==> flow/design.v <==
module day07p1_top ( 
    input logic clk_i,
    input logic rst_ni,
    input logic valid_i,
    input logic field_i,
    input logic eol_i,
    output logic [15:0] result_o,
    output logic ready_o
);
typedef enum logic [2:0] { 
    Start,
    InitialTachyon,
    ProcessTachyon,
    IdleSplitter,
    ProcessSplitter
} state_t;
state_t state_q, state_d;
logic eol_q, eol_d;
logic field_q, field_d;
logic [15:0] beam_splits_q, beam_splits_d;
logic [7:0] board_width_q, board_width_d;
logic [7:0] index_q, index_d;
logic [149:0] current_state_q, current_state_d;
logic [149:0] next_state_q, next_state_d;
always_comb begin
    state_d = state_q;
    eol_d = eol_q;
    field_d = field_q;
    beam_splits_d = beam_splits_q;
    board_width_d = board_width_q;
    index_d = index_q;
    current_state_d = current_state_q;
    next_state_d = next_state_q;
    case(state_q)
        Start: begin
            state_d = InitialTachyon;
        end
        InitialTachyon, IdleSplitter: begin
            if (valid_i == 1'b1) begin
                state_d = (state_q == InitialTachyon ? ProcessTachyon : ProcessSplitter);
                field_d = eol_i == 1'b0 ? field_i : 1'b0;
                eol_d = eol_i;
            end
        end
        ProcessTachyon: begin
            if(field_q == 1'b1) begin
                current_state_d = current_state_q + (150'b1 << board_width_q);
            end
            if(eol_q == 1'b1) begin
                state_d = IdleSplitter;
            end else begin
                state_d = InitialTachyon;
                board_width_d = board_width_q + 1;
            end
        end
        ProcessSplitter: begin
            if (eol_q == 1'b1) begin
                index_d = 8'b0;
                current_state_d = next_state_q;
                next_state_d = 150'b0;
            end else begin
                if((((current_state_q & (150'b1 << index_q) ) >> index_q ) & ({149'b0, field_q})) == 150'b1) begin
                    if(index_q == 8'b0) begin
                        next_state_d = next_state_q | 150'b10;
                    end else if(index_q == (board_width_q - 1)) begin
                        next_state_d = next_state_q | 150'b10;
                    end else begin
                        next_state_d = next_state_q | (150'b101 << (index_q - 1));
                    end
                    beam_splits_d = beam_splits_q + 1;
                end else if(((current_state_q & (150'b1 << index_q)) >> index_q) == 150'b1) begin
                    next_state_d = next_state_q | (150'b1 << index_q);
                end
                index_d = index_q + 8'b1;
            end
            state_d = IdleSplitter;
        end
        default: begin
            state_d = Start;
            field_d = 1'b0;
            eol_d = 1'b0;
            beam_splits_d = 16'b0;
            board_width_d = 8'b0;
            index_d = 8'b0;
            current_state_d = 150'b0;
            next_state_d = 150'b0;
        end
    endcase
end
always_ff @( posedge clk_i, negedge rst_ni ) begin
    if(rst_ni == 1'b0) begin
        state_q <= Start;
        field_q <= 1'b0;
        eol_q <= 1'b0;
        beam_splits_q <= 16'b0;
        board_width_q <= 8'b0;
        index_q <= 8'b0;
        current_state_q <= 150'b0;
        next_state_q <= 150'b0;
    end else begin
        state_q <= state_d;
        field_q <= field_d;
        eol_q <= eol_d;
        beam_splits_q <= beam_splits_d;
        board_width_q <= board_width_d;
        index_q <= index_d;
        current_state_q <= current_state_d;
        next_state_q <= next_state_d;
    end
end
assign result_o = beam_splits_q;
assign ready_o = (state_q == InitialTachyon || state_q == IdleSplitter);
endmodule
# == From RTL to reports: day07p1_top ==
# Tool output for the design above before and after an edit, in the order of the flow.
# "before" refers to lines of the RTL above, "after" to lines of the edited file.
# "change" is "after" less "before", of the values as shown.
# Operators carry their Yosys type and port widths (W data, S select, Z words).
# The mark n/a stands for no value.
# inputs
top_module,day07p1_top
clock,clk_i
lib,sky130hd
pvt_corner,tt_025C_1v80

# == Diff ==
# Unified diff, file above to edited file.
# The edit is scripted: it alters the design's behaviour and was not made to optimise anything.
# begin of diff
@@ -60,5 +60,5 @@
                 next_state_d = 150'b0;
             end else begin
-                if((((current_state_q & (150'b1 << index_q) ) >> index_q ) & ({149'b0, field_q})) == 150'b1) begin
+                if((((current_state_q & (150'b1 << index_q) ) >> index_q ) & ({149'b0, field_q})) != 150'b1) begin
                     if(index_q == 8'b0) begin
                         next_state_d = next_state_q | 150'b10;
# end of diff

# == Word level ==
# Yosys after proc, flatten, opt, wreduce and memory -nomap, before mapping. Memory bits, and registers merged into a memory's read port (data or address), are not among the register bits. Print and check cells are not counted. Equal cells are merged and count once.
# bits
element,before,after,change
mem_bits_ro,0,0,0
clocked_rd_ports_x_width,0,0,0
latch_bits,0,0,0
out_inout_bits,17,17,0
n_memories,0,0,0
ff_bits,337,337,0
input_bits,5,5,0
mem_bits_rw,0,0,0
# classes
element,before,after,change
div,0,0,0
n_mux,25,25,0
multipliers,0,0,0
n_logic,8,8,0
eq_ne,16,16,0
n_cmp,0,0,0
addsub,6,6,0
n_reduce_logical,14,14,0
n_shift,4,4,0
# ops
op,before,after,change
$eq A150 B1 Y1 const B,2,1,-1
$ne A150 B1 Y1 const B,0,1,1
# Unchanged operator kinds not shown: 38.

# == Longest topological paths ==
# Depth = most cells in a row (Yosys ltp): at word level without a register or memory, in the mapped netlist without a sequential cell, where the memories' decode and read muxes count.
# depth
element,before,after,change
word_depth,8,8,0
abc_area,0,0,n/a
mapped_depth,27,26,-1
ltp_nobuf,21,21,0

# == Netlist ==
# Source: synth_stat.txt of the flow (Yosys; design flattened, memories mapped). It holds for the ABC_AREA given above (unset counts as 0); a run with the other value may have another netlist.
# types
type,before,after,change
sky130_fd_sc_hd__a21oi_1,472,624,152
sky130_fd_sc_hd__a21oi_2,1,102,101
sky130_fd_sc_hd__o21ai_0,385,435,50
sky130_fd_sc_hd__nand2_1,390,428,38
sky130_fd_sc_hd__nor2_1,668,634,-34
sky130_fd_sc_hd__nand3_1,138,167,29
sky130_fd_sc_hd__nand4_1,138,109,-29
sky130_fd_sc_hd__a22oi_1,56,30,-26
sky130_fd_sc_hd__a221oi_1,132,113,-19
sky130_fd_sc_hd__o221ai_1,29,10,-19
sky130_fd_sc_hd__clkbuf_1,246,262,16
sky130_fd_sc_hd__buf_6,12,28,16
sky130_fd_sc_hd__and3_1,58,73,15
sky130_fd_sc_hd__o31ai_1,35,49,14
sky130_fd_sc_hd__buf_4,7,21,14
sky130_fd_sc_hd__xnor2_1,121,108,-13
sky130_fd_sc_hd__xor2_1,62,75,13
sky130_fd_sc_hd__a22o_1,24,11,-13
# Unchanged cell types not shown: 21.
# The list need not be complete.
# mapped
element,before,after,change
seq_area_um2,8484.4,8484.4,0.0
flip_flops,339,339,0
buf_cells,351,402,51
cell_count,4442,4744,302
mapped_area_um2,32527.4,34240.3,1712.9

# == Timing after synthesis ==
# Source: OpenSTA report_checks on the synthesized netlist (no wires, ideal clock, input and output delay 20% of the period each), path of least setup slack; recovery checks are left aside. Register names are those of the netlist, which keeps one name where synthesis merged equal registers.
# synth_timing
element,before,after,change
kind,register -> register,register -> register,n/a
from,register index_q[0],register index_q[1],n/a
to,register beam_splits_q[15],register next_state_q[11],n/a
period_ns,6.0,6.0,0.0
path_slack_ns,0.867,1.214,0.347
path_delay_ns,5.132,4.786,-0.346
t_arrival_ns,5.014,4.654,-0.360
n_path_buf,9,10,1
path_stages,24,26,2
period_less_setup_slack_ns,5.133,4.786,-0.347
# "path_delay_ns" = arrival - input delay + setup time.
# "path_stages": output pins that drive a net of the path, with the launching flip-flop's if there is one; two outputs of one cell count as two.
# "period_less_setup_slack_ns" = period - worst setup slack (recovery checks aside). The figure is calculated, with input and output delays left at 20% of the set period.
# Between the ends stands the longest chain of elaborated cells between them, by number of cells; it is not shown to be the way that was timed. Of several equally long chains one is given.
# A line is the first line of the expression or statement that the cell stems from. Yosys adds cells for indexed reads and writes and turns some case tables into memories.
# synth_via_before
path_cell_list,sky130_fd_sc_hd__dfrtp_1 sky130_fd_sc_hd__buf_2 sky130_fd_sc_hd__buf_4 sky130_fd_sc_hd__inv_1 sky130_fd_sc_hd__buf_2 sky130_fd_sc_hd__buf_2 sky130_fd_sc_hd__buf_1 sky130_fd_sc_hd__buf_1 sky130_fd_sc_hd__ha_1 sky130_fd_sc_hd__clkbuf_1 sky130_fd_sc_hd__clkbuf_1 sky130_fd_sc_hd__a41oi_1 sky130_fd_sc_hd__a2111o_1 sky130_fd_sc_hd__a311o_1 sky130_fd_sc_hd__nor4_4 sky130_fd_sc_hd__nor2_1 sky130_fd_sc_hd__nor4_2 sky130_fd_sc_hd__o21ai_2 sky130_fd_sc_hd__or2_1 sky130_fd_sc_hd__buf_2 sky130_fd_sc_hd__nor3_2 sky130_fd_sc_hd__nand3_1 sky130_fd_sc_hd__xnor2_1 sky130_fd_sc_hd__and2b_1
elab_chain_len,8
cells_between,10
# synth_rtl_before
element,line_no,source
start: declaration,22,"logic [7:0] index_q, index_d;"
start: assignment,97,index_q <= 8'b0;
start: assignment,106,index_q <= index_d;
$shl A1 B8 Y150,62,"if((((current_state_q & (150'b1 << index_q) ) >> index_q ) & ({149'b0, field_q})) == 150'b1) begin"
$and A150 B150 Y150,62,
$shr A150 B8 Y150,62,
$and A150 B1 Y150,62,
$eq A150 B1 Y1,62,
$mux W16,62,
$mux W16,57,if (eol_q == 1'b1) begin
$pmux W16 S2,34,case(state_q)
end: assignment,95,beam_splits_q <= 16'b0;
end: assignment,104,beam_splits_q <= beam_splits_d;
end: declaration,20,"logic [15:0] beam_splits_q, beam_splits_d;"
# synth_via_after
path_cell_list,sky130_fd_sc_hd__dfrtp_1 sky130_fd_sc_hd__buf_2 sky130_fd_sc_hd__inv_1 sky130_fd_sc_hd__clkbuf_1 sky130_fd_sc_hd__clkbuf_1 sky130_fd_sc_hd__buf_2 sky130_fd_sc_hd__ha_1 sky130_fd_sc_hd__buf_2 sky130_fd_sc_hd__buf_4 sky130_fd_sc_hd__clkbuf_1 sky130_fd_sc_hd__nand3_1 sky130_fd_sc_hd__o21ai_0 sky130_fd_sc_hd__nand2_1 sky130_fd_sc_hd__o31ai_1 sky130_fd_sc_hd__nor3_1 sky130_fd_sc_hd__a21oi_1 sky130_fd_sc_hd__nor3_1 sky130_fd_sc_hd__a2111oi_2 sky130_fd_sc_hd__o221ai_1 sky130_fd_sc_hd__nor4b_2 sky130_fd_sc_hd__or3_1 sky130_fd_sc_hd__buf_4 sky130_fd_sc_hd__buf_8 sky130_fd_sc_hd__buf_6 sky130_fd_sc_hd__a21oi_2 sky130_fd_sc_hd__nor2_1
elab_chain_len,8
cells_between,22
# synth_rtl_after
element,line_no,source
start: declaration,22,"logic [7:0] index_q, index_d;"
start: assignment,97,index_q <= 8'b0;
start: assignment,106,index_q <= index_d;
$sub A8 B1 Y9,68,next_state_d = next_state_q | (150'b101 << (index_q - 1));
$shl A3 B32 Y150,68,
$or A150 B150 Y150,68,
$mux W150,65,end else if(index_q == (board_width_q - 1)) begin
$mux W150,63,if(index_q == 8'b0) begin
$mux W150,62,"if((((current_state_q & (150'b1 << index_q) ) >> index_q ) & ({149'b0, field_q})) != 150'b1) begin"
$mux W150,57,if (eol_q == 1'b1) begin
$pmux W150 S2,34,case(state_q)
end: assignment,99,next_state_q <= 150'b0;
end: assignment,108,next_state_q <= next_state_d;
end: declaration,24,"logic [149:0] next_state_q, next_state_d;"

# == Timing after layout ==
# Path of least setup slack in the final report of each run of pair 1 (OpenROAD, finished layout, wires in). Where an end is a register, its clock arrival counts in the times.
# layout_timing
element,before,after,change
kind,register -> register,register -> register,n/a
from,register index_q[1],register index_q[1],n/a
to,register next_state_q[15],register next_state_q[67],n/a
period_ns,6.0,6.0,0.0
t_arrival_ns,6.33,6.53,0.20
n_path_buf,3,5,2
path_slack_ns,0.19,0.04,-0.15
path_stages,20,22,2
# Between the ends stands the longest chain of elaborated cells between them, by number of cells; it is not shown to be the way that was timed. Of several equally long chains one is given.
# layout_via_before
path_cell_list,sky130_fd_sc_hd__dfrtp_4 sky130_fd_sc_hd__inv_2 sky130_fd_sc_hd__ha_1 sky130_fd_sc_hd__and4b_1 sky130_fd_sc_hd__nand2_1 sky130_fd_sc_hd__a31oi_1 sky130_fd_sc_hd__or4_1 sky130_fd_sc_hd__a2111oi_2 sky130_fd_sc_hd__buf_4 sky130_fd_sc_hd__a2111oi_0 sky130_fd_sc_hd__a41oi_1 sky130_fd_sc_hd__nand2_1 sky130_fd_sc_hd__nand2_1 sky130_fd_sc_hd__inv_1 sky130_fd_sc_hd__nand2_1 sky130_fd_sc_hd__buf_4 sky130_fd_sc_hd__nor3_2 sky130_fd_sc_hd__buf_4 sky130_fd_sc_hd__a22oi_1 sky130_fd_sc_hd__o21ai_0
elab_chain_len,8
cells_between,22
# layout_rtl_before
element,line_no,source
start: declaration,22,"logic [7:0] index_q, index_d;"
start: assignment,97,index_q <= 8'b0;
start: assignment,106,index_q <= index_d;
$sub A8 B1 Y9,68,next_state_d = next_state_q | (150'b101 << (index_q - 1));
$shl A3 B32 Y150,68,
$or A150 B150 Y150,68,
$mux W150,65,end else if(index_q == (board_width_q - 1)) begin
$mux W150,63,if(index_q == 8'b0) begin
$mux W150,62,"if((((current_state_q & (150'b1 << index_q) ) >> index_q ) & ({149'b0, field_q})) == 150'b1) begin"
$mux W150,57,if (eol_q == 1'b1) begin
$pmux W150 S2,34,case(state_q)
end: assignment,99,next_state_q <= 150'b0;
end: assignment,108,next_state_q <= next_state_d;
end: declaration,24,"logic [149:0] next_state_q, next_state_d;"
# layout_via_after
path_cell_list,sky130_fd_sc_hd__dfrtp_4 sky130_fd_sc_hd__inv_2 sky130_fd_sc_hd__ha_1 sky130_fd_sc_hd__buf_4 sky130_fd_sc_hd__and4b_2 sky130_fd_sc_hd__a22o_1 sky130_fd_sc_hd__nor2_1 sky130_fd_sc_hd__a211oi_1 sky130_fd_sc_hd__nor3_1 sky130_fd_sc_hd__nor4_1 sky130_fd_sc_hd__and3_1 sky130_fd_sc_hd__nand2_1 sky130_fd_sc_hd__nor3_1 sky130_fd_sc_hd__buf_4 sky130_fd_sc_hd__a311oi_2 sky130_fd_sc_hd__nor4b_2 sky130_fd_sc_hd__buf_4 sky130_fd_sc_hd__or3_4 sky130_fd_sc_hd__buf_12 sky130_fd_sc_hd__buf_12 sky130_fd_sc_hd__a21oi_2 sky130_fd_sc_hd__a21oi_1
elab_chain_len,8
cells_between,22
# layout_rtl_after
element,line_no,source
start: declaration,22,"logic [7:0] index_q, index_d;"
start: assignment,97,index_q <= 8'b0;
start: assignment,106,index_q <= index_d;
$sub A8 B1 Y9,68,next_state_d = next_state_q | (150'b101 << (index_q - 1));
$shl A3 B32 Y150,68,
$or A150 B150 Y150,68,
$mux W150,65,end else if(index_q == (board_width_q - 1)) begin
$mux W150,63,if(index_q == 8'b0) begin
$mux W150,62,"if((((current_state_q & (150'b1 << index_q) ) >> index_q ) & ({149'b0, field_q})) != 150'b1) begin"
$mux W150,57,if (eol_q == 1'b1) begin
$pmux W150 S2,34,case(state_q)
end: assignment,99,next_state_q <= 150'b0;
end: assignment,108,next_state_q <= next_state_d;
end: declaration,24,"logic [149:0] next_state_q, next_state_d;"

# == Measured runs ==
# Runs of the flow (Yosys, OpenROAD) on both versions; the two runs of a pair have the same settings. The constraints put input and output delay at 20% of the set period each and load the outputs with 0.01 pF.
# settings_pair_1
CORE_UTILIZATION,40
period_ns,6.0
CAP_MARGIN,20
CORE_MARGIN,2
SLEW_MARGIN,20
# results_pair_1
element,before,after,change
worstSetupSlack_ns,0.191,0.036,-0.155
dieArea_um2,83616.4,87956.7,4340.3
layout_stdcell_area_um2,37073.1,38610.8,1537.7
total_power_mw,11.534,14.120,2.586
final_setup_tns_ns,0.000,0.000,0.000
yosys.chip_area_um2,32527.4,34240.3,1712.9
# settings_pair_2
CAP_MARGIN,40
CORE_UTILIZATION,24
CTS_CLUSTER_SIZE,74
GPL_TIMING_DRIVEN,0
SETUP_SLACK_MARGIN,-0.25
SLEW_MARGIN,15
period_ns,4.24
CORE_MARGIN,2
# results_pair_2
element,before,after,change
worstSetupSlack_ns,-1.116,-0.880,0.236
dieArea_um2,138492.0,145706.0,7214.0
layout_stdcell_area_um2,45321.0,49892.9,4571.9
total_power_mw,19.600,24.115,4.515
final_setup_tns_ns,-210.119,-158.297,51.822
yosys.chip_area_um2,32527.4,34240.3,1712.9
# "total_power_mw": no workload was simulated; the value follows from the tool's default switching activity.
